==> flow/design.v <==
module cache_calc (
    input   logic           i_clk,
    input   logic           i_nreset,
    input   logic           i_srst,
    input   logic           i_en,
    input   logic   [29:0]  i_addr,  
    input   logic           i_wr_ready,
    output  logic           o_miss_cache,
    output  logic   [7:0]   o_mem_addr_cache,
    output  logic   [7:0]   o_mem_addr_load
    );
    logic   [21:0]  addr_tag;
    logic   [2:0]   addr_block;
    logic   [24:0]  addr_tag_block;
    logic   [4:0]   addr_word;
    logic   [2:0]   addr_group;
    logic   [7:0]   hit_tag_block_bus;
    logic   [2:0]   num_hit_tag_block;
    logic           hit_tag_block;
    logic           miss_tag_block;
    logic           miss_word_group;
    logic           reliability_full;
    logic           lru_bit_replace_en;
    logic           miss_block0;
    logic           hit_block0;
    logic           replace_block0;
    logic           miss_block1;
    logic           hit_block1;
    logic           replace_block1;
    logic           miss_block2;
    logic           hit_block2;
    logic           replace_block2;
    logic           miss_block3;
    logic           hit_block3;
    logic           replace_block3;
    logic           miss_block4;
    logic           hit_block4;
    logic           replace_block4;
    logic           miss_block5;
    logic           hit_block5;
    logic           replace_block5;
    logic           miss_block6;
    logic           hit_block6;
    logic           replace_block6;
    logic           miss_block7;
    logic           hit_block7;
    logic           replace_block7;
    logic   [6:0]   lru_bit;
    logic   [2:0]   num_fetch_block;
    logic   [24:0]  tag_block_mem [7:0];
    logic   [2:0]   addr_load_block;
    logic   [4:0]   addr_load_word;
    logic   [2:0]   dust_mem_sel_group;
    logic   [7:0]   dust_mem [7:0];
    assign addr_tag = i_addr[29:8];
    assign addr_block = i_addr[7:5];
    assign addr_tag_block = {addr_tag, addr_block};
    assign addr_word = i_addr[4:0];
    assign addr_group = addr_word[4:2];
    generate
    genvar i;
    for (i = 0; i < 8; i ++) begin: hit_gen
        assign hit_tag_block_bus[i] = i_en && tag_block_mem[i] == addr_tag_block;
    end endgenerate
    always_comb
        casex (hit_tag_block_bus)
            8'bxxxx_xxx1: num_hit_tag_block = 3'd0;
            8'bxxxx_xx10: num_hit_tag_block = 3'd1;
            8'bxxxx_x100: num_hit_tag_block = 3'd2;
            8'bxxxx_1000: num_hit_tag_block = 3'd3;
            8'bxxx1_0000: num_hit_tag_block = 3'd4;
            8'bxx10_0000: num_hit_tag_block = 3'd5;
            8'bx100_0000: num_hit_tag_block = 3'd6;
            8'b1000_0000: num_hit_tag_block = 3'd7;
            default: num_hit_tag_block = 3'd0;
        endcase
    assign hit_tag_block = |hit_tag_block_bus;
    assign miss_tag_block = i_en & !hit_tag_block;
    assign miss_word_group = i_en && dust_mem[num_hit_tag_block][addr_group] == 1'b0;
    assign o_miss_cache = miss_tag_block | miss_word_group;
    assign lru_bit_replace_en = i_en;
    assign miss_block0 = miss_tag_block & !lru_bit[6] & !lru_bit[4] & !lru_bit[0];
    assign hit_block0 = i_en && hit_tag_block && num_hit_tag_block == 'd0;
    assign replace_block0 = lru_bit_replace_en & (miss_block0 | hit_block0);
    assign miss_block1 = miss_tag_block & miss_tag_block & !lru_bit[6] & !lru_bit[4] & lru_bit[0];
    assign hit_block1 = i_en && hit_tag_block && num_hit_tag_block == 'd1;
    assign replace_block1 = lru_bit_replace_en & (miss_block1 | hit_block1);
    assign miss_block2 = miss_tag_block & !lru_bit[6] & lru_bit[4] & !lru_bit[1];
    assign hit_block2 = i_en && hit_tag_block && num_hit_tag_block == 'd2;
    assign replace_block2 = lru_bit_replace_en & (miss_block2 | hit_block2);
    assign miss_block3 = miss_tag_block & !lru_bit[6] & lru_bit[4] & lru_bit[1];
    assign hit_block3 = i_en && hit_tag_block && num_hit_tag_block == 'd3;
    assign replace_block3 = lru_bit_replace_en & (miss_block3 | hit_block3);
    assign miss_block4 = miss_tag_block & lru_bit[6] & !lru_bit[5] & !lru_bit[2];
    assign hit_block4 = i_en && hit_tag_block && num_hit_tag_block == 'd4;
    assign replace_block4 = lru_bit_replace_en & (miss_block4 | hit_block4);
    assign miss_block5 = miss_tag_block & lru_bit[6] & !lru_bit[5] & lru_bit[2];
    assign hit_block5 = i_en && hit_tag_block && num_hit_tag_block == 'd5;
    assign replace_block5 = lru_bit_replace_en & (miss_block5 | hit_block5);
    assign miss_block6 = miss_tag_block & lru_bit[6] & lru_bit[5] & !lru_bit[3];
    assign hit_block6 = i_en && hit_tag_block && num_hit_tag_block == 'd6;
    assign replace_block6 = lru_bit_replace_en & (miss_block6 | hit_block6);
    assign miss_block7 = miss_tag_block & lru_bit[6] & lru_bit[5] & lru_bit[3];
    assign hit_block7 = i_en && hit_tag_block && num_hit_tag_block == 'd7;
    assign replace_block7 = lru_bit_replace_en & (miss_block7 | hit_block7);
    always_ff @(posedge i_clk, negedge i_nreset)
        if (!i_nreset) lru_bit <= 'd0;
        else if (i_srst) lru_bit <= 'd0;
        else if (replace_block0) begin
            lru_bit[6] <= 1'b1;
            lru_bit[4] <= 1'b1;
            lru_bit[0] <= 1'b1;
        end
        else if (replace_block1) begin
            lru_bit[6] <= 1'b1;
            lru_bit[4] <= 1'b1;
            lru_bit[0] <= 1'b0;
        end
        else if (replace_block2) begin
            lru_bit[6] <= 1'b1;
            lru_bit[4] <= 1'b0;
            lru_bit[1] <= 1'b1;
        end
        else if (replace_block3) begin
            lru_bit[6] <= 1'b1;
            lru_bit[4] <= 1'b0;
            lru_bit[1] <= 1'b0;
        end
        else if (replace_block4) begin
            lru_bit[6] <= 1'b0;
            lru_bit[5] <= 1'b1;
            lru_bit[2] <= 1'b1;
        end
        else if (replace_block5) begin
            lru_bit[6] <= 1'b0;
            lru_bit[5] <= 1'b1;
            lru_bit[2] <= 1'b0;
        end
        else if (replace_block6) begin
            lru_bit[6] <= 1'b0;
            lru_bit[5] <= 1'b0;
            lru_bit[3] <= 1'b1;
        end
        else if (replace_block7) begin
            lru_bit[6] <= 1'b0;
            lru_bit[5] <= 1'b0;
            lru_bit[3] <= 1'b0;
        end
    always_comb
        casex (lru_bit)
            7'b0x0_xxx0: num_fetch_block = 3'd0;
            7'b0x0_xxx1: num_fetch_block = 3'd1;
            7'b0x1_xx0x: num_fetch_block = 3'd2;
            7'b0x1_xx1x: num_fetch_block = 3'd3;
            7'b10x_x0xx: num_fetch_block = 3'd4;
            7'b10x_x1xx: num_fetch_block = 3'd5;
            7'b11x_0xxx: num_fetch_block = 3'd6;
            7'b11x_1xxx: num_fetch_block = 3'd7;
            default: num_fetch_block = 3'd0;
        endcase
    always_ff @(posedge i_clk, negedge i_nreset)
        if (!i_nreset) for (int i = 0; i < 8; i ++) tag_block_mem[i] <= 'd0;
        else if (i_srst) for (int i = 0; i < 8; i ++) tag_block_mem[i] <= 'd0;
        else if (miss_tag_block) tag_block_mem[num_fetch_block] <= addr_tag_block;
    assign addr_load_block = o_mem_addr_load[7:5];
    assign addr_load_word = o_mem_addr_load[4:0];
    assign dust_mem_sel_group = addr_load_word[4:2];
    always_ff @(posedge i_clk, negedge i_nreset)
        if (!i_nreset) for (int i = 0; i < 8; i ++) dust_mem[i] <= 'd0;
        else if (i_srst) for (int i = 0; i < 8; i ++) dust_mem[i] <= 'd0;
        else if (miss_tag_block) dust_mem[num_fetch_block] <= 'd0;
        else if (i_wr_ready) dust_mem[addr_load_block][dust_mem_sel_group] <= 1'b1;
    assign o_mem_addr_cache = {num_hit_tag_block, addr_word};
    always_ff @(posedge i_clk, negedge i_nreset)
        if (!i_nreset) o_mem_addr_load <= 'd0;
        else if (i_srst) o_mem_addr_load <= 'd0;
        else if (i_en && miss_tag_block) o_mem_addr_load <= {num_fetch_block, addr_word};
        else if (i_en && miss_word_group) o_mem_addr_load <= {num_hit_tag_block, addr_word};
endmodule
module cache_ahb_ctrl_mem (
    input   logic           i_hclk,
    input   logic           i_hnreset,
    input   logic           i_hsel,
    input   logic   [31:0]  i_haddr,
    input   logic           i_hwrite,
    input   logic   [ 2:0]  i_hsize,
    input   logic   [ 2:0]  i_hburst,
    input   logic   [ 3:0]  i_hprot,
    input   logic   [ 1:0]  i_htrans,
    input   logic           i_hmastlock,
    input   logic           i_hready,
    input   logic   [31:0]  i_hwdata,
    output  logic           o_hready,
    output  logic           o_hresp,
    output  logic   [31:0]  o_hrdata,
    input   logic           i_nbypass,
    input   logic           i_d_cache_en,
    input   logic   [31:0]  i_climit,
    input   logic           i_prefetch_dis,
    input   logic           i_miss_cache,
    input   logic   [7:0]   i_calc_addr_cache,
    input   logic   [7:0]   i_calc_addr_load,
    output  logic           o_calc_srst,
    output  logic           o_calc_en,
    output  logic           o_calc_wr_rdy,
    output  logic   [29:0]  o_calc_addr,
    input   logic           i_sl_hready,
    input   logic           i_sl_hresp,
    input   logic   [31:0]  i_sl_hrdata,
    output  logic           o_sl_hsel,
    output  logic   [31:0]  o_sl_haddr,
    output  logic           o_sl_hwrite,
    output  logic   [2:0]   o_sl_hsize,
    output  logic   [2:0]   o_sl_hburst,
    output  logic   [3:0]   o_sl_hprot,
    output  logic   [1:0]   o_sl_htrans,
    output  logic           o_sl_hmastlock,
    output  logic           o_sl_hready,
    output  logic   [31:0]  o_sl_hwdata,
    input   logic   [31:0]  i_mem_rdata,
    output  logic           o_mem_en,
    output  logic           o_mem_we,
    output  logic   [7:0]   o_mem_addr
    );
    enum logic [3:0] {IDLE, READ_CACHE, PREREAD_FLASH, READ_FLASH,
                      POST_FLASH, READ_POST_FLASH, PREF_ADDR, PREF_DATA,
                      PRETHROUGH, THROUGH} state_list;
    logic           cache_area;
    logic           cache_en;
    logic           request;
    logic           request_read;
    logic           request_read_ready;
    logic           request_reg;
    logic   [31:0]  haddr;
    logic           hwrite;
    logic   [ 2:0]  hsize;
    logic   [ 2:0]  hburst;
    logic   [ 3:0]  hprot;
    logic   [ 1:0]  htrans;
    logic           hmastlock;
    logic   [31:0]  hwdata;
    logic           switch_read_cache;
    logic           switch_preread_flash;
    logic           switch_read_flash;
    logic           switch_pref_addr_pref;
    logic           switch_pref_addr;
    logic           switch_pref_data;
    logic           switch_prethrough;
    logic           switch_through;
    logic   [3:0]   current_state;
    logic   [3:0]   next_state;
    logic           state_idle;
    logic           state_read_cache;
    logic           state_preread_flash;
    logic           state_read_flash;
    logic           state_post_flash;
    logic           state_read_post_flash;
    logic           state_pref_addr;
    logic           state_pref_data;
    logic           state_pretrough;
    logic           state_through;
    logic           gen_addr_rst_flash;
    logic           gen_addr_rst_pref;
    logic           gen_addr_rst;
    logic           gen_addr_set_1;
    logic           gen_addr_inc_flash;
    logic           gen_addr_inc_pref;
    logic           gen_addr_inc;
    logic   [1:0]   gen_addr;
    logic           gen_addr_full;
    logic           mem_gen_addr_rst;
    logic           mem_gen_addr_replace;
    logic   [1:0]   mem_gen_addr;
    logic           mem_gen_addr_full;
    logic           pref_glob_en;
    logic           pref_glob_en_rst;
    logic           pref_full_frame_set;
    logic           pref_full_frame_rst;
    logic           pref_full_frame;
    logic           pref_haddr_full;
    logic           pref_addr_inc_addr;
    logic           pref_addr_inc_data;
    logic           pref_addr_inc;
    logic   [2:0]   pref_addr;
    logic   [27:0]  pref_addr_comb;
    logic           pref_addr_full;
    logic           pref_calc_en;
    logic           mux_request_read;
    logic           mux_read_flash;
    logic           mux_through;
    logic           mux_pref;
    logic           nbypass_reg;
    assign cache_area = i_haddr < i_climit;
    assign cache_en = i_nbypass & cache_area & (!i_hprot[0] | (i_hprot[0] & i_d_cache_en));
    assign request = i_hsel & i_htrans[1] & i_hready;
    assign request_read = request & !i_hwrite & cache_en;
    assign request_read_ready = request_read & o_hready;
    always_ff @(posedge i_hclk, negedge i_hnreset)
        if (!i_hnreset) request_reg <= 'd0;
        else request_reg <= request;
    always_ff @(posedge i_hclk, negedge i_hnreset)
        if (!i_hnreset) haddr <= 'd0;
        else if (request) haddr <= i_haddr;
    always_ff @(posedge i_hclk, negedge i_hnreset)
        if (!i_hnreset) hwrite <= 'd0;
        else if (request) hwrite <= i_hwrite;
    always_ff @(posedge i_hclk, negedge i_hnreset)
        if (!i_hnreset) hsize <= 'd0;
        else if (request) hsize <= i_hsize;
    always_ff @(posedge i_hclk, negedge i_hnreset)
        if (!i_hnreset) hburst <= 'd0;
        else if (request) hburst <= i_hburst;
    always_ff @(posedge i_hclk, negedge i_hnreset)
        if (!i_hnreset) hprot <= 'd0;
        else if (request) hprot <= i_hprot;
    always_ff @(posedge i_hclk, negedge i_hnreset)
        if (!i_hnreset) htrans <= 'd0;
        else if (request) htrans <= i_htrans;
    always_ff @(posedge i_hclk, negedge i_hnreset)
        if (!i_hnreset) hmastlock <= 'd0;
        else if (request) hmastlock <= i_hmastlock;
    always_ff @(posedge i_hclk, negedge i_hnreset)
        if (!i_hnreset) hwdata <= 'd0;
        else if (request_reg) hwdata <= i_hwdata;
    assign o_hready = !state_pretrough & !state_through & !state_preread_flash & !state_read_flash & !state_post_flash
                      | (state_through & i_sl_hready);
    assign o_hresp = state_through ? i_sl_hresp: 1'b0;
    assign o_hrdata = state_read_cache || state_read_post_flash ? i_mem_rdata:
                      state_through ? i_sl_hrdata: 'd0;
    assign switch_read_cache = request_read_ready & !i_miss_cache;
    assign switch_preread_flash = request_read_ready & i_miss_cache & !i_sl_hready;
    assign switch_read_flash = request_read_ready & i_miss_cache & i_sl_hready;
    assign switch_pref_addr_pref = pref_glob_en & !pref_addr_full & !pref_haddr_full;
    assign switch_pref_addr = state_idle & i_sl_hready & !request & !i_prefetch_dis & i_nbypass & switch_pref_addr_pref;
    assign switch_pref_data = !request & !i_hwrite & i_miss_cache & !gen_addr_full & !i_prefetch_dis & i_nbypass;
    assign switch_prethrough = i_hsel & i_htrans[1] & !cache_en & !i_sl_hready;
    assign switch_through = i_hsel & i_htrans[1] & !cache_en & i_sl_hready;
    always_ff @(posedge i_hclk, negedge i_hnreset)
        if (!i_hnreset) current_state <= IDLE;
        else current_state <= next_state;
    always_comb
        case (current_state)
            IDLE:
                if (switch_through)
                    next_state = THROUGH;
                else if (switch_prethrough)
                    next_state = PRETHROUGH;
                else if (switch_read_cache)
                    next_state = READ_CACHE;
                else if (switch_preread_flash)
                    next_state = PREREAD_FLASH;
                else if (switch_read_flash)
                    next_state = READ_FLASH;
                else if (switch_pref_addr)
                    next_state = PREF_ADDR;
                else
                    next_state = IDLE;
            READ_CACHE:
                if (switch_through)
                    next_state = THROUGH;
                else if (switch_prethrough)
                    next_state = PRETHROUGH;
                else if (switch_preread_flash)
                    next_state = PREREAD_FLASH;
                else if (switch_read_flash)
                    next_state = READ_FLASH;
                else if (!request_read_ready)
                    next_state = IDLE;
                else
                    next_state = READ_CACHE;
            PREREAD_FLASH:
                if (i_sl_hready)
                    next_state = READ_FLASH;
                else
                    next_state = PREREAD_FLASH;
            READ_FLASH:
                if (o_calc_wr_rdy)
                    next_state = POST_FLASH;
                else
                    next_state = READ_FLASH;
            POST_FLASH:
                next_state = READ_POST_FLASH;
            READ_POST_FLASH:
                if (switch_through)
                    next_state = THROUGH;
                else if (switch_prethrough)
                    next_state = PRETHROUGH;
                else if (switch_read_cache)
                    next_state = READ_CACHE;
                else if (!request_read_ready)
                    next_state = IDLE;
                else
                    next_state = READ_FLASH;
            PREF_ADDR:
                if (switch_through)
                    next_state = THROUGH;
                else if (switch_prethrough)
                    next_state = PRETHROUGH;
                else if (switch_read_cache)
                    next_state = READ_CACHE;
                else if (switch_preread_flash)
                    next_state = PREREAD_FLASH;
                else if (switch_read_flash)
                    next_state = READ_FLASH;
                else if (i_prefetch_dis || (pref_addr_full && !i_miss_cache))
                    next_state = IDLE;
                else if (switch_pref_data)
                    next_state = PREF_DATA;
                else
                    next_state = PREF_ADDR;
            PREF_DATA:
                if (switch_through)
                    next_state = THROUGH;
                else if (switch_prethrough)
                    next_state = PRETHROUGH;
                else if (switch_read_cache)
                    next_state = READ_CACHE;
                else if (switch_preread_flash)
                    next_state = PREREAD_FLASH;
                else if (switch_read_flash)
                    next_state = READ_FLASH;
                else if (i_prefetch_dis || (pref_full_frame && mem_gen_addr_full && o_calc_wr_rdy))
                    next_state = IDLE;
                else if (switch_pref_addr && !i_miss_cache)
                    next_state = PREF_ADDR;
                else
                    next_state = PREF_DATA;
            PRETHROUGH:
                if (i_sl_hready)
                    next_state = THROUGH;
                else
                    next_state = PRETHROUGH;
            THROUGH:
                if (switch_read_cache)
                    next_state = READ_CACHE;
                else if (switch_preread_flash)
                    next_state = PREREAD_FLASH;
                else if (switch_read_flash)
                    next_state = READ_FLASH;
                else if (i_sl_hready && !request)
                    next_state = IDLE;
                else
                    next_state = THROUGH;
            default:
                next_state = IDLE;
        endcase
    assign state_idle = current_state == IDLE;
    assign state_read_cache = current_state == READ_CACHE;
    assign state_preread_flash = current_state == PREREAD_FLASH;
    assign state_read_flash = current_state == READ_FLASH;
    assign state_post_flash = current_state == POST_FLASH;
    assign state_read_post_flash = current_state == READ_POST_FLASH;
    assign state_pref_addr = current_state == PREF_ADDR;
    assign state_pref_data = current_state == PREF_DATA;
    assign state_pretrough = current_state == PRETHROUGH;
    assign state_through = current_state == THROUGH;
    assign gen_addr_rst_flash = !state_read_flash | (state_read_flash & o_calc_wr_rdy);
    assign gen_addr_rst_pref = !state_pref_addr & !state_pref_data;
    assign gen_addr_rst = !gen_addr_set_1
        & ((switch_read_flash & !i_sl_hready) | (gen_addr_rst_flash & gen_addr_rst_pref));
    assign gen_addr_set_1 = (switch_read_flash | state_preread_flash) & i_sl_hready;
    assign gen_addr_inc_flash = (state_read_flash & i_sl_hready & !mem_gen_addr_full);
    assign gen_addr_inc_pref = (state_pref_addr & i_miss_cache) | (state_pref_data & i_sl_hready & !pref_full_frame);
    assign gen_addr_inc = !gen_addr_rst & !gen_addr_set_1 & (gen_addr_inc_flash | gen_addr_inc_pref);
    always_ff @(posedge i_hclk, negedge i_hnreset)
        if (!i_hnreset) gen_addr <= 'd0;
        else if (gen_addr_rst) gen_addr <= 'd0;
        else if (gen_addr_set_1) gen_addr <= 2'd1;
        else if (gen_addr_inc) gen_addr <= gen_addr + 2'd1;
    assign gen_addr_full = &gen_addr;
    assign mem_gen_addr_rst = switch_read_flash | switch_pref_addr;
    assign mem_gen_addr_replace = o_mem_we;
    always_ff @(posedge i_hclk, negedge i_hnreset)
        if (!i_hnreset) mem_gen_addr <= 'd0;
        else if (mem_gen_addr_rst) mem_gen_addr <= 'd0;
        else if (mem_gen_addr_replace) mem_gen_addr <= gen_addr;
    assign mem_gen_addr_full = &mem_gen_addr;
    assign o_mem_en = switch_read_cache | o_mem_we | state_post_flash;
    assign o_mem_we = (state_read_flash | state_pref_data) & i_sl_hready;
    always_comb
        casex ({switch_read_cache, state_read_flash, state_post_flash, state_pref_data})
            4'b1xxx: o_mem_addr = i_calc_addr_cache;
            4'b01xx: o_mem_addr = {i_calc_addr_load[7:2], mem_gen_addr};
            4'b001x: o_mem_addr = i_calc_addr_load;
            4'b0001: o_mem_addr = {i_calc_addr_load[7:2], mem_gen_addr};
            default: o_mem_addr = 'd0;
        endcase
    assign pref_glob_en_rst = state_through | !i_nbypass | i_prefetch_dis;
    always_ff @(posedge i_hclk, negedge i_hnreset)
        if (!i_hnreset) pref_glob_en <= 'd0;
        else if (pref_glob_en_rst) pref_glob_en <= 1'b0;
        else if (request_read_ready) pref_glob_en <= 1'b1;
    assign pref_full_frame_set = pref_addr_full & gen_addr_full & gen_addr_inc;
    assign pref_full_frame_rst = mem_gen_addr_full & mem_gen_addr_replace & o_calc_wr_rdy;
    always_ff @(posedge i_hclk, negedge i_hnreset)
        if (!i_hnreset) pref_full_frame <= 'd0;
        else if (pref_full_frame_set) pref_full_frame <= 1'b1;
        else if (pref_full_frame_rst) pref_full_frame <= 1'b0;
    assign pref_haddr_full = haddr[6:4] == 3'h7;
    assign pref_addr_inc_addr = state_pref_addr & !i_miss_cache;
    assign pref_addr_inc_data = state_pref_data & gen_addr_full & gen_addr_inc;
    assign pref_addr_inc = (pref_addr_inc_addr | pref_addr_inc_data) & !pref_addr_full;
    always_ff @(posedge i_hclk, negedge i_hnreset)
        if (!i_hnreset) pref_addr <= 'd0;
        else if (switch_pref_addr) pref_addr <= haddr[6:4] + 3'h1;
        else if (pref_addr_inc) pref_addr <= pref_addr + 3'h1;
    assign pref_addr_comb = {haddr[31:7], pref_addr};
    assign pref_addr_full = &pref_addr;
    assign pref_calc_en = !request_read & (state_pref_addr | (state_pref_data & o_calc_wr_rdy & !pref_full_frame));
    assign mux_request_read = request_read & i_miss_cache;
    assign mux_read_flash = state_read_flash & !mem_gen_addr_full | state_preread_flash;
    assign mux_through = (switch_through | state_through) & !switch_read_cache;
    assign mux_pref = (state_pref_addr | state_pref_data) & !pref_full_frame;
    always_comb
        casex ({mux_request_read, mux_read_flash, state_pretrough, mux_through, mux_pref})
            5'b1_xxxx:
                begin
                    o_sl_hsel = 1'b1;
                    o_sl_haddr = {i_haddr[31:4], 4'h0};
                    o_sl_hwrite = 1'b0;
                    o_sl_hsize = 3'h2;
                    o_sl_hburst = i_hburst;
                    o_sl_hprot = i_hprot;
                    o_sl_htrans = i_htrans;
                    o_sl_hmastlock = i_hmastlock;
                    o_sl_hready = i_hready & i_sl_hready;
                    o_sl_hwdata = i_hwdata;
                end
            5'b0_1xxx:
                begin
                    o_sl_hsel = !mem_gen_addr_full;
                    o_sl_haddr = {haddr[31:4], gen_addr, 2'h0};
                    o_sl_hwrite = 1'b0;
                    o_sl_hsize = 3'h2;
                    o_sl_hburst = hburst;
                    o_sl_hprot = hprot;
                    o_sl_htrans = htrans;
                    o_sl_hmastlock = hmastlock;
                    o_sl_hready = i_sl_hready;
                    o_sl_hwdata = 32'd0;
                end
            5'b0_01xx:
                begin
                    o_sl_hsel = 1'b1;
                    o_sl_haddr = haddr;
                    o_sl_hwrite = hwrite;
                    o_sl_hsize = hsize;
                    o_sl_hburst = hburst;
                    o_sl_hprot = hprot;
                    o_sl_htrans = htrans;
                    o_sl_hmastlock = hmastlock;
                    o_sl_hready = i_sl_hready;
                    o_sl_hwdata = hwdata;
                end
            5'b0_001x:
                begin
                    o_sl_hsel = i_hsel;
                    o_sl_haddr = i_haddr;
                    o_sl_hwrite = i_hwrite;
                    o_sl_hsize = i_hsize;
                    o_sl_hburst = i_hburst;
                    o_sl_hprot = i_hprot;
                    o_sl_htrans = i_htrans;
                    o_sl_hmastlock = i_hmastlock;
                    o_sl_hready = i_hready;
                    o_sl_hwdata = i_hwdata;
                end
            5'b0_0001:
                begin
                    o_sl_hsel = !pref_full_frame;
                    o_sl_haddr = {pref_addr_comb, gen_addr, 2'h0};
                    o_sl_hwrite = 1'b0;
                    o_sl_hsize = 3'h2;
                    o_sl_hburst = 3'h0;
                    o_sl_hprot = 4'h1;
                    o_sl_htrans = 2'h2;
                    o_sl_hmastlock = 1'b0;
                    o_sl_hready = i_sl_hready;
                    o_sl_hwdata = 32'd0;
                end
            default:
                begin
                    o_sl_hsel = 1'b0;
                    o_sl_haddr = 32'd0;
                    o_sl_hwrite = 1'b0;
                    o_sl_hsize = 3'h0;
                    o_sl_hburst = 3'h0;
                    o_sl_hprot = 4'h0;
                    o_sl_htrans = 2'h0;
                    o_sl_hmastlock = 1'b0;
                    o_sl_hready = i_sl_hready;
                    o_sl_hwdata = i_hwdata;
                end
        endcase
    always_ff @(posedge i_hclk, negedge i_hnreset)
        if (!i_hnreset) nbypass_reg <= 'd0;
        else nbypass_reg <= i_nbypass;
    assign o_calc_srst = i_nbypass & !nbypass_reg;
    assign o_calc_en = request_read_ready | pref_calc_en;
    assign o_calc_wr_rdy = mem_gen_addr_full & o_mem_we;
    assign o_calc_addr = request_read_ready ? i_haddr[31:2]: {pref_addr_comb, 2'h0};
endmodule
module cache (
    input   logic           i_hclk,
    input   logic           i_hnreset,
    input   logic           i_hsel_m,
    input   logic   [31:0]  i_haddr_m,
    input   logic           i_hwrite_m,
    input   logic   [ 2:0]  i_hsize_m,
    input   logic   [ 2:0]  i_hburst_m,
    input   logic   [ 3:0]  i_hprot_m,
    input   logic   [ 1:0]  i_htrans_m,
    input   logic           i_hmastlock_m,
    input   logic           i_hready_m,
    input   logic   [31:0]  i_hwdata_m,
    output  logic           o_hready_m,
    output  logic           o_hresp_m,
    output  logic   [31:0]  o_hrdata_m,
    input   logic           i_nbypass,
    input   logic   [31:0]  i_climit,
    input   logic           i_d_cache_en,
    output  logic           o_hsel_sl,
    output  logic           o_hready_i_sl,
    output  logic   [31:0]  o_haddr_sl,
    output  logic           o_hwrite_sl,
    output  logic   [2:0]   o_hsize_sl,
    output  logic   [1:0]   o_htrans_sl,
    output  logic   [31:0]  o_hwdata_sl,
    input   logic   [31:0]  i_hrdata_sl,
    input   logic           i_hready_o_sl,
    input   logic           i_hresp_sl,
    output  logic           o_mem_en,
    output  logic           o_mem_we,
    output  logic   [7:0]   o_mem_addr,
    output  logic   [31:0]  o_mem_wdata,
    input   logic   [31:0]  i_mem_rdata
    );
    logic           miss_cache;
    logic           calc_sync_rst;
    logic           calc_en;
    logic   [29:0]  calc_addr;
    logic           calc_wr_rdy;
    logic   [7:0]   calc_mem_addr_cache;
    logic   [7:0]   calc_mem_addr_load;
    logic   [31:0]  mem_rdata;
    logic           mem_en;
    logic           mem_we;
    logic   [7:0]   mem_addr;
    cache_ahb_ctrl_mem cache_ahb_ctrl_mem (
        .i_hclk (i_hclk),
        .i_hnreset (i_hnreset),
        .i_hsel (i_hsel_m),
        .i_haddr (i_haddr_m),
        .i_hwrite (i_hwrite_m),
        .i_hsize (i_hsize_m),
        .i_hburst (i_hburst_m),
        .i_hprot (i_hprot_m),
        .i_htrans (i_htrans_m),
        .i_hmastlock (i_hmastlock_m),
        .i_hready (i_hready_m),
        .i_hwdata (i_hwdata_m),
        .o_hready (o_hready_m),
        .o_hresp (o_hresp_m),
        .o_hrdata (o_hrdata_m),
        .i_nbypass (i_nbypass),
        .i_d_cache_en (i_d_cache_en),
        .i_climit (i_climit),
        .i_prefetch_dis (1'b1),
        .i_miss_cache (miss_cache),
        .i_calc_addr_cache (calc_mem_addr_cache),
        .i_calc_addr_load (calc_mem_addr_load),
        .o_calc_srst (calc_sync_rst),
        .o_calc_en (calc_en),
        .o_calc_wr_rdy (calc_wr_rdy),
        .o_calc_addr (calc_addr),
        .i_sl_hready (i_hready_o_sl),
        .i_sl_hresp (i_hresp_sl),
        .i_sl_hrdata (i_hrdata_sl),
        .o_sl_hsel (o_hsel_sl),
        .o_sl_haddr (o_haddr_sl),
        .o_sl_hwrite (o_hwrite_sl),
        .o_sl_hsize (o_hsize_sl),
        .o_sl_hburst (),
        .o_sl_hprot (),
        .o_sl_htrans (o_htrans_sl),
        .o_sl_hmastlock (),
        .o_sl_hready (o_hready_i_sl),
        .o_sl_hwdata (o_hwdata_sl),
        .i_mem_rdata (mem_rdata),
        .o_mem_en (mem_en),
        .o_mem_we (mem_we),
        .o_mem_addr (mem_addr)
        );
    cache_calc cache_calc (
        .i_clk (i_hclk),
        .i_nreset (i_hnreset),
        .i_srst (calc_sync_rst),
        .i_en (calc_en),
        .i_addr (calc_addr),
        .i_wr_ready (calc_wr_rdy),
        .o_miss_cache (miss_cache),
        .o_mem_addr_cache (calc_mem_addr_cache),
        .o_mem_addr_load (calc_mem_addr_load)
        );
    assign o_mem_en = mem_en;
    assign o_mem_we = mem_we;
    assign o_mem_addr = mem_addr;
    assign o_mem_wdata = i_hrdata_sl;
    assign mem_rdata = i_mem_rdata;
endmodule
Hand-over note for cache

**From RTL to reports: cache**

Tool output for the design above before and after an edit, in the order of the flow.
"before" refers to lines of the RTL above, "after" to lines of the edited file.
"change" is "after" less "before", of the values as shown; "relative change" is that difference over "before", in percent.
Operators carry their Yosys type and port widths (W data, S select, Z words).
Cell names lack the library's common part.
The mark - stands for no value.

- Top: cache
- Clock input: i_hclk
- Library: sky130hd
- Timing corner: tt_025C_1v80

**The edit**

The edit as a unified diff against the file above.
This change comes from a script, not from a designer. The edited design behaves differently; no optimisation was intended.

```diff
@@ -291,5 +291,5 @@
     logic           mux_pref;
     logic           nbypass_reg;
-    assign cache_area = i_haddr < i_climit;
+    assign cache_area = i_haddr != i_climit;
     assign cache_en = i_nbypass & cache_area & (!i_hprot[0] | (i_hprot[0] & i_d_cache_en));
     assign request = i_hsel & i_htrans[1] & i_hready;
```

**Elaborated design**

Yosys after proc, flatten, opt, wreduce and memory -nomap, before mapping. Print and check cells are not counted.

Cells by class:

| element | before | after | change | relative change (%) |
|---|---|---|---|---|
| $mul | 0 | 0 | 0 | - |
| equal/unequal tests | 81 | 82 | +1 | +1.23 |
| mux-type cells | 154 | 154 | 0 | 0.00 |
| div/mod/pow operators | 0 | 0 | 0 | - |
| add/sub/neg operators | 3 | 3 | 0 | 0.00 |
| reductions and logical operators | 124 | 124 | 0 | 0.00 |
| bitwise gates (word level) | 116 | 116 | 0 | 0.00 |
| magnitude comparators | 1 | 0 | -1 | -100.00 |
| shift-type cells | 2 | 2 | 0 | 0.00 |

Operators with widths:

| kind | before | after | change | relative change (%) |
|---|---|---|---|---|
| $lt A32 B32 Y1 | 1 | 0 | -1 | -100.00 |
| $ne A32 B32 Y1 | 0 | 1 | +1 | - |

Unchanged operator kinds not shown: 65.

Storage and ports:

| element | before | after | change | relative change (%) |
|---|---|---|---|---|
| word width x clocked read ports | 0 | 0 | 0 | - |
| memory cells | 0 | 0 | 0 | - |
| cells after elaboration | 517 | 517 | 0 | 0.00 |
| flip-flop bits (word level) | 363 | 363 | 0 | 0.00 |
| bits in latches | 0 | 0 | 0 | - |
| ROM bits | 0 | 0 | 0 | - |
| output and inout bits | 148 | 148 | 0 | 0.00 |
| memory bits (writable) | 0 | 0 | 0 | - |

**Logic depth**

Yosys ltp: most cells in a row. Word level: on the elaborated netlist, between registers, memories and ports. Mapped: between sequential cells and ports; inverters and the memories' decode and read muxes count.

Depth:

| element | before | after | change | relative change (%) |
|---|---|---|---|---|
| depth in word-level cells | 31 | 31 | 0 | 0.00 |
| ABC_AREA | 0 | 0 | - | - |
| depth in mapped cells | 24 | 21 | -3 | -12.50 |
| depth with buffers taken out | 18 | 14 | -4 | -22.22 |

**Mapped cells and area**

Yosys stat after the flow's synthesis: flattened, memories mapped to cells. It holds for the ABC_AREA given above (unset counts as 0); a run with the other value may have another netlist.

Cells by type:

| type | before | after | change | relative change (%) |
|---|---|---|---|---|
| nand2_1 | 525 | 419 | -106 | -20.19 |
| o21ai_0 | 246 | 315 | +69 | +28.05 |
| xnor2_1 | 90 | 126 | +36 | +40.00 |
| inv_1 | 91 | 57 | -34 | -37.36 |
| ha_1 | 34 | 3 | -31 | -91.18 |
| nor2_1 | 139 | 111 | -28 | -20.14 |
| nor2b_1 | 59 | 31 | -28 | -47.46 |
| nand2b_1 | 63 | 47 | -16 | -25.40 |
| nor3_1 | 39 | 23 | -16 | -41.03 |
| a21oi_1 | 133 | 118 | -15 | -11.28 |
| nand3_1 | 61 | 46 | -15 | -24.59 |
| o211ai_1 | 21 | 6 | -15 | -71.43 |
| a211oi_1 | 24 | 10 | -14 | -58.33 |
| mux2_2 | 60 | 47 | -13 | -21.67 |
| xor2_1 | 39 | 52 | +13 | +33.33 |
| o21a_1 | 15 | 3 | -12 | -80.00 |
| nand4_1 | 44 | 54 | +10 | +22.73 |
| nor4_1 | 42 | 32 | -10 | -23.81 |

Unchanged cell types not shown: 12.
Not every row of either side is listed.

Mapped netlist:

| element | before | after | change | relative change (%) |
|---|---|---|---|---|
| standard cells after synthesis | 2679 | 2319 | -360 | -13.44 |
| sequential area (um2) | 9085.0 | 9085.0 | 0.0 | 0.00 |
| mapped flip-flops | 363 | 363 | 0 | 0.00 |
| synthesis area (um2) | 22828.1 | 20269.4 | -2558.7 | -11.21 |

By module: a second synthesis without flattening, with its own total; a netlist apart from the flattened one above.

Second synthesis, totals:

| element | before | after | change | relative change (%) |
|---|---|---|---|---|
| cell total of the unflattened synthesis | 2348 | 2294 | -54 | -2.30 |
| area (unflattened synthesis) (um2) | 21116.5 | 20747.4 | -369.1 | -1.75 |

Rows give one instance, submodules left out.

By module, before:

| module | cells | sequential area (um2) | area (um2) | times used |
|---|---|---|---|---|
| cache_calc | 1460 | 6981.7 | 13955.9 | 1 |
| cache_ahb_ctrl_mem | 855 | 2478.6 | 6916.6 | 1 |
| cache | 33 | 0.0 | 244.0 | 1 |

By module, after:

| module | cells | sequential area (um2) | area (um2) | times used |
|---|---|---|---|---|
| cache_calc | 1460 | 6981.7 | 13955.9 | 1 |
| cache_ahb_ctrl_mem | 801 | 2478.6 | 6547.5 | 1 |
| cache | 33 | 0.0 | 244.0 | 1 |

**Timing after synthesis**

OpenSTA on the mapped netlist: ideal clock, no wires. The path of least setup slack (recovery checks aside). Input and output delay are each 20% of the period. Register names are those of the netlist, which keeps one name where synthesis merged equal registers.

Timing after synthesis:

| element | before | after | change | relative change (%) |
|---|---|---|---|---|
| path kind | input to output | input to output | - | - |
| start | input port i_climit[15] | input port i_haddr_m[15] | - | - |
| end | output port o_hsize_sl[0] | output port o_hwdata_sl[10] | - | - |
| setup slack (ns) | 2.797 | 3.048 | +0.251 | - |
| clock period (ns) | 12.0 | 12.0 | 0.0 | 0.00 |
| path delay (ns) | 4.403 | 4.152 | -0.251 | -5.70 |
| input delay (ns) | 2.400 | 2.400 | 0.000 | 0.00 |
| data arrival time (ns) | 6.803 | 6.552 | -0.251 | -3.69 |
| path buffers | 6 | 3 | -3 | -50.00 |
| driving pins on the path | 24 | 17 | -7 | -29.17 |
| output delay (ns) | 2.400 | 2.400 | 0.000 | 0.00 |
| period reached after synthesis (ns) | 9.203 | 8.952 | -0.251 | -2.73 |

"path delay" is the arrival time less input delay plus setup time.
At an output port there is no setup time.
"driving pins on the path" counts driving pins, that of a launching flip-flop among them; a cell with two outputs on the path counts twice.
"period reached after synthesis" = period - worst setup slack (recovery checks aside). The figure is calculated, with input and output delays left at 20% of the set period.
The rows between start and end are the longest chain of elaborated cells between them; the timing report does not say that the signal goes this way. Where chains are equally long, one stands for them.
A line is the first line of the expression or statement that the cell stems from. Yosys adds cells for indexed reads and writes and turns some case tables into memories.

Between the ends, after synthesis, before:
- Cell sequence: inv_1 -> ha_1 -> nand4_1 -> nor4_1 -> a22oi_1 -> a21boi_1 -> buf_4 -> buf_6 -> buf_4 -> nor4_2 -> a2111oi_0 -> o2111a_1 -> o21bai_1 -> buf_2 -> nor4b_2 -> a22o_1 -> a21oi_1 -> o2111ai_1 -> a32oi_2 -> o32ai_4 -> o211a_1 -> buf_6 -> buf_6 -> a22o_1
- Length of the longest elaborated chain: 23
- Elaborated cells between the ends (all ways): 64
- Classes of those cells: 1 x compare; 26 x eq/ne; 1 x shift; 4 x mux; 15 x logic; 17 x reduce/logical

RTL lines, path after synthesis, before:

| element | RTL line | source |
|---|---|---|
| start: declaration | 620 | `input   logic   [31:0]  i_climit,` |
| $lt A32 B32 Y1 | 293 | `assign cache_area = i_haddr < i_climit;` |
| $and A1 B1 Y1 (2 in a row) | 294 | `assign cache_en = i_nbypass & cache_area & (!i_hprot[0] \| (i_hprot[0] & i_d_cache_en));` |
| $and A1 B1 Y1 | 296 | `assign request_read = request & !i_hwrite & cache_en;` |
| $logic_not A1 Y1 | 509 | `assign pref_calc_en = !request_read & (state_pref_addr \| (state_pref_data & o_calc_wr_rdy & !pref_full_frame)) ...` |
| $and A1 B1 Y1 | 509 |  |
| $or A1 B1 Y1 | 599 | `assign o_calc_en = request_read_ready \| pref_calc_en;` |
| $logic_and A1 B1 Y1 | 63 | `assign hit_tag_block_bus[i] = i_en && tag_block_mem[i] == addr_tag_block;` |
| [... 8 more ...] | - |  |
| $logic_not A1 Y1 | 330 | `assign switch_read_cache = request_read_ready & !i_miss_cache;` |
| $and A1 B1 Y1 | 330 |  |
| $logic_not A1 Y1 | 512 | `assign mux_through = (switch_through \| state_through) & !switch_read_cache;` |
| $and A1 B1 Y1 | 512 |  |
| $eq A5 B1 Y1 | 515 | `casex ({mux_request_read, mux_read_flash, state_pretrough, mux_through, mux_pref})` |
| $reduce_or A3 Y1 | - |  |
| $pmux W3 S3 | 515 |  |
| end: declaration | 626 | `output  logic   [2:0]   o_hsize_sl,` |

Between the ends, after synthesis, after:
- Cell sequence: clkbuf_1 -> xnor2_1 -> nand4_1 -> nor4_2 -> a21o_4 -> buf_4 -> mux2i_1 -> a21o_1 -> o41a_1 -> a21oi_1 -> a311oi_1 -> o311ai_1 -> a21oi_1 -> o32a_4 -> a211oi_4 -> buf_6 -> a22o_1
- Length of the longest elaborated chain: 23
- Elaborated cells between the ends (all ways): 63
- Classes of those cells: 26 x eq/ne; 1 x shift; 4 x mux; 15 x logic; 17 x reduce/logical

RTL lines, path after synthesis, after:

| element | RTL line | source |
|---|---|---|
| start: declaration | 607 | `input   logic   [31:0]  i_haddr_m,` |
| $ne A32 B32 Y1 | 293 | `assign cache_area = i_haddr != i_climit;` |
| $and A1 B1 Y1 (2 in a row) | 294 | `assign cache_en = i_nbypass & cache_area & (!i_hprot[0] \| (i_hprot[0] & i_d_cache_en));` |
| $and A1 B1 Y1 | 296 | `assign request_read = request & !i_hwrite & cache_en;` |
| $logic_not A1 Y1 | 509 | `assign pref_calc_en = !request_read & (state_pref_addr \| (state_pref_data & o_calc_wr_rdy & !pref_full_frame)) ...` |
| $and A1 B1 Y1 | 509 |  |
| $or A1 B1 Y1 | 599 | `assign o_calc_en = request_read_ready \| pref_calc_en;` |
| $logic_and A1 B1 Y1 | 63 | `assign hit_tag_block_bus[i] = i_en && tag_block_mem[i] == addr_tag_block;` |
| [... 8 more ...] | - |  |
| $logic_not A1 Y1 | 330 | `assign switch_read_cache = request_read_ready & !i_miss_cache;` |
| $and A1 B1 Y1 | 330 |  |
| $logic_not A1 Y1 | 512 | `assign mux_through = (switch_through \| state_through) & !switch_read_cache;` |
| $and A1 B1 Y1 | 512 |  |
| $eq A5 B1 Y1 | 515 | `casex ({mux_request_read, mux_read_flash, state_pretrough, mux_through, mux_pref})` |
| $reduce_or A2 Y1 | - |  |
| $pmux W32 S2 | 515 |  |
| end: declaration | 628 | `output  logic   [31:0]  o_hwdata_sl,` |

**Worst path after layout**

From the final timing report of the runs of pair A: the path of least setup slack in the routed layout; clock arrival at registers is part of the times.

Timing post-layout:

| element | before | after | change | relative change (%) |
|---|---|---|---|---|
| path kind | input to output | input to output | - | - |
| start | input port i_haddr_m[27] | input port i_haddr_m[5] | - | - |
| end | output port o_haddr_sl[19] | output port o_hwdata_sl[10] | - | - |
| clock period (ns) | 12.0 | 12.0 | 0.0 | 0.00 |
| setup slack (ns) | 0.29 | 0.81 | +0.52 | - |
| output delay (ns) | 2.40 | 2.40 | 0.00 | 0.00 |
| driving pins on the path | 22 | 18 | -4 | -18.18 |
| input delay (ns) | 2.40 | 2.40 | 0.00 | 0.00 |
| data arrival time (ns) | 9.31 | 8.79 | -0.52 | -5.59 |
| path buffers | 5 | 5 | 0 | 0.00 |

The rows between start and end are the longest chain of elaborated cells between them; the timing report does not say that the signal goes this way. Where chains are equally long, one stands for them.

Between the ends, post-layout, before:
- Cell sequence: clkdlybuf4s50_1 -> ha_1 -> nand4_1 -> nor3_1 -> a211oi_1 -> and4b_2 -> nand2_4 -> buf_4 -> a211oi_2 -> buf_4 -> nor4b_1 -> nand2b_1 -> a2111oi_2 -> nor2_1 -> o21a_1 -> o211ai_2 -> a211oi_2 -> o32ai_4 -> o21a_1 -> buf_12 -> a22o_1 -> clkdlybuf4s50_1
- Length of the longest elaborated chain: 22
- Elaborated cells between the ends (all ways): 63
- Classes of those cells: 1 x compare; 26 x eq/ne; 1 x shift; 4 x mux; 15 x logic; 16 x reduce/logical

RTL lines, path post-layout, before:

| element | RTL line | source |
|---|---|---|
| start: declaration | 607 | `input   logic   [31:0]  i_haddr_m,` |
| $lt A32 B32 Y1 | 293 | `assign cache_area = i_haddr < i_climit;` |
| $and A1 B1 Y1 (2 in a row) | 294 | `assign cache_en = i_nbypass & cache_area & (!i_hprot[0] \| (i_hprot[0] & i_d_cache_en));` |
| $and A1 B1 Y1 | 296 | `assign request_read = request & !i_hwrite & cache_en;` |
| $logic_not A1 Y1 | 509 | `assign pref_calc_en = !request_read & (state_pref_addr \| (state_pref_data & o_calc_wr_rdy & !pref_full_frame)) ...` |
| $and A1 B1 Y1 | 509 |  |
| $or A1 B1 Y1 | 599 | `assign o_calc_en = request_read_ready \| pref_calc_en;` |
| $logic_and A1 B1 Y1 | 63 | `assign hit_tag_block_bus[i] = i_en && tag_block_mem[i] == addr_tag_block;` |
| [... 7 more ...] | - |  |
| $or A1 B1 Y1 | 80 | `assign o_miss_cache = miss_tag_block \| miss_word_group;` |
| $logic_not A1 Y1 | 330 | `assign switch_read_cache = request_read_ready & !i_miss_cache;` |
| $and A1 B1 Y1 | 330 |  |
| $logic_not A1 Y1 | 512 | `assign mux_through = (switch_through \| state_through) & !switch_read_cache;` |
| $and A1 B1 Y1 | 512 |  |
| $eq A5 B1 Y1 | 515 | `casex ({mux_request_read, mux_read_flash, state_pretrough, mux_through, mux_pref})` |
| $pmux W32 S5 | 515 |  |
| end: declaration | 624 | `output  logic   [31:0]  o_haddr_sl,` |

Between the ends, post-layout, after:
- Cell sequence: clkdlybuf4s50_1 -> xnor2_1 -> nand4_1 -> nor4_2 -> a21o_4 -> buf_4 -> mux2_2 -> o22ai_1 -> o41a_1 -> o2111ai_1 -> o32a_1 -> nor3_1 -> o32ai_2 -> buf_4 -> o21ai_2 -> buf_12 -> a22o_1 -> clkdlybuf4s50_1
- Length of the longest elaborated chain: 23
- Elaborated cells between the ends (all ways): 63
- Classes of those cells: 26 x eq/ne; 1 x shift; 4 x mux; 15 x logic; 17 x reduce/logical

RTL lines, path post-layout, after:

| element | RTL line | source |
|---|---|---|
| start: declaration | 607 | `input   logic   [31:0]  i_haddr_m,` |
| $ne A32 B32 Y1 | 293 | `assign cache_area = i_haddr != i_climit;` |
| $and A1 B1 Y1 (2 in a row) | 294 | `assign cache_en = i_nbypass & cache_area & (!i_hprot[0] \| (i_hprot[0] & i_d_cache_en));` |
| $and A1 B1 Y1 | 296 | `assign request_read = request & !i_hwrite & cache_en;` |
| $logic_not A1 Y1 | 509 | `assign pref_calc_en = !request_read & (state_pref_addr \| (state_pref_data & o_calc_wr_rdy & !pref_full_frame)) ...` |
| $and A1 B1 Y1 | 509 |  |
| $or A1 B1 Y1 | 599 | `assign o_calc_en = request_read_ready \| pref_calc_en;` |
| $logic_and A1 B1 Y1 | 63 | `assign hit_tag_block_bus[i] = i_en && tag_block_mem[i] == addr_tag_block;` |
| [... 8 more ...] | - |  |
| $logic_not A1 Y1 | 330 | `assign switch_read_cache = request_read_ready & !i_miss_cache;` |
| $and A1 B1 Y1 | 330 |  |
| $logic_not A1 Y1 | 512 | `assign mux_through = (switch_through \| state_through) & !switch_read_cache;` |
| $and A1 B1 Y1 | 512 |  |
| $eq A5 B1 Y1 | 515 | `casex ({mux_request_read, mux_read_flash, state_pretrough, mux_through, mux_pref})` |
| $reduce_or A2 Y1 | - |  |
| $pmux W32 S2 | 515 |  |
| end: declaration | 628 | `output  logic   [31:0]  o_hwdata_sl,` |

**Layout results**

Runs of the flow (Yosys, OpenROAD) on both versions; the two runs of a pair have the same settings. The constraints put input and output delay at 20% of the set period each and load the outputs with 0.01 pF.

Settings, pair A:
- CORE_UTILIZATION: 40
- PLACE_DENSITY: 0.6
- period_ns: 12.0
- CAP_MARGIN: 20
- CORE_MARGIN: 2
- SLEW_MARGIN: 20

Final reports, pair A:

| element | before | after | change | relative change (%) |
|---|---|---|---|---|
| achieved period (ns) | 11.707 | 11.185 | -0.522 | -4.46 |
| standard-cell area after routing (um2) | 28717.5 | 25710.9 | -3006.6 | -10.47 |
| utilization after routing | 0.509 | 0.514 | +0.005 | - |
| total power of the final layout (W) | 0.004123 | 0.004293 | +0.000170 | +4.12 |
| post-synthesis cell area (um2) | 22828.1 | 20269.4 | -2558.7 | -11.21 |
| final worst hold slack (ns) | 0.450 | 0.470 | +0.020 | - |
| smallest setup slack (ns) | 0.293 | 0.815 | +0.522 | - |
| full die area (um2) | 58998.0 | 52489.1 | -6508.9 | -11.03 |
| setup TNS (ns) | 0.000 | 0.000 | 0.000 | - |

Settings, pair B:
- CORE_MARGIN: 10
- CORE_UTILIZATION: 37
- GPL_ROUTABILITY_DRIVEN: 0
- PLACE_DENSITY_LB_ADDON: 0.16
- SETUP_SLACK_MARGIN: 3.15
- period_ns: 18.1
- CAP_MARGIN: 20
- SLEW_MARGIN: 20

Final reports, pair B:

| element | before | after | change | relative change (%) |
|---|---|---|---|---|
| achieved period (ns) | 14.742 | 14.794 | +0.052 | +0.35 |
| standard-cell area after routing (um2) | 28438.5 | 25619.6 | -2818.9 | -9.91 |
| utilization after routing | 0.469 | 0.474 | +0.005 | - |
| total power of the final layout (W) | 0.002707 | 0.00287 | +0.000163 | +6.02 |
| post-synthesis cell area (um2) | 22828.1 | 20269.4 | -2558.7 | -11.21 |
| final worst hold slack (ns) | 0.457 | 0.466 | +0.009 | - |
| smallest setup slack (ns) | 3.358 | 3.306 | -0.052 | - |
| full die area (um2) | 72033.2 | 64543.9 | -7489.3 | -10.40 |
| setup TNS (ns) | 0.000 | 0.000 | 0.000 | - |

"achieved period" is the run's clock period less its worst setup slack. It is reckoned from that one timing run; input and output delays stay at 20% of the period that was set.
"total power of the final layout" rests on the timing tool's default activity at the inputs, not on a simulated workload.

End of note.
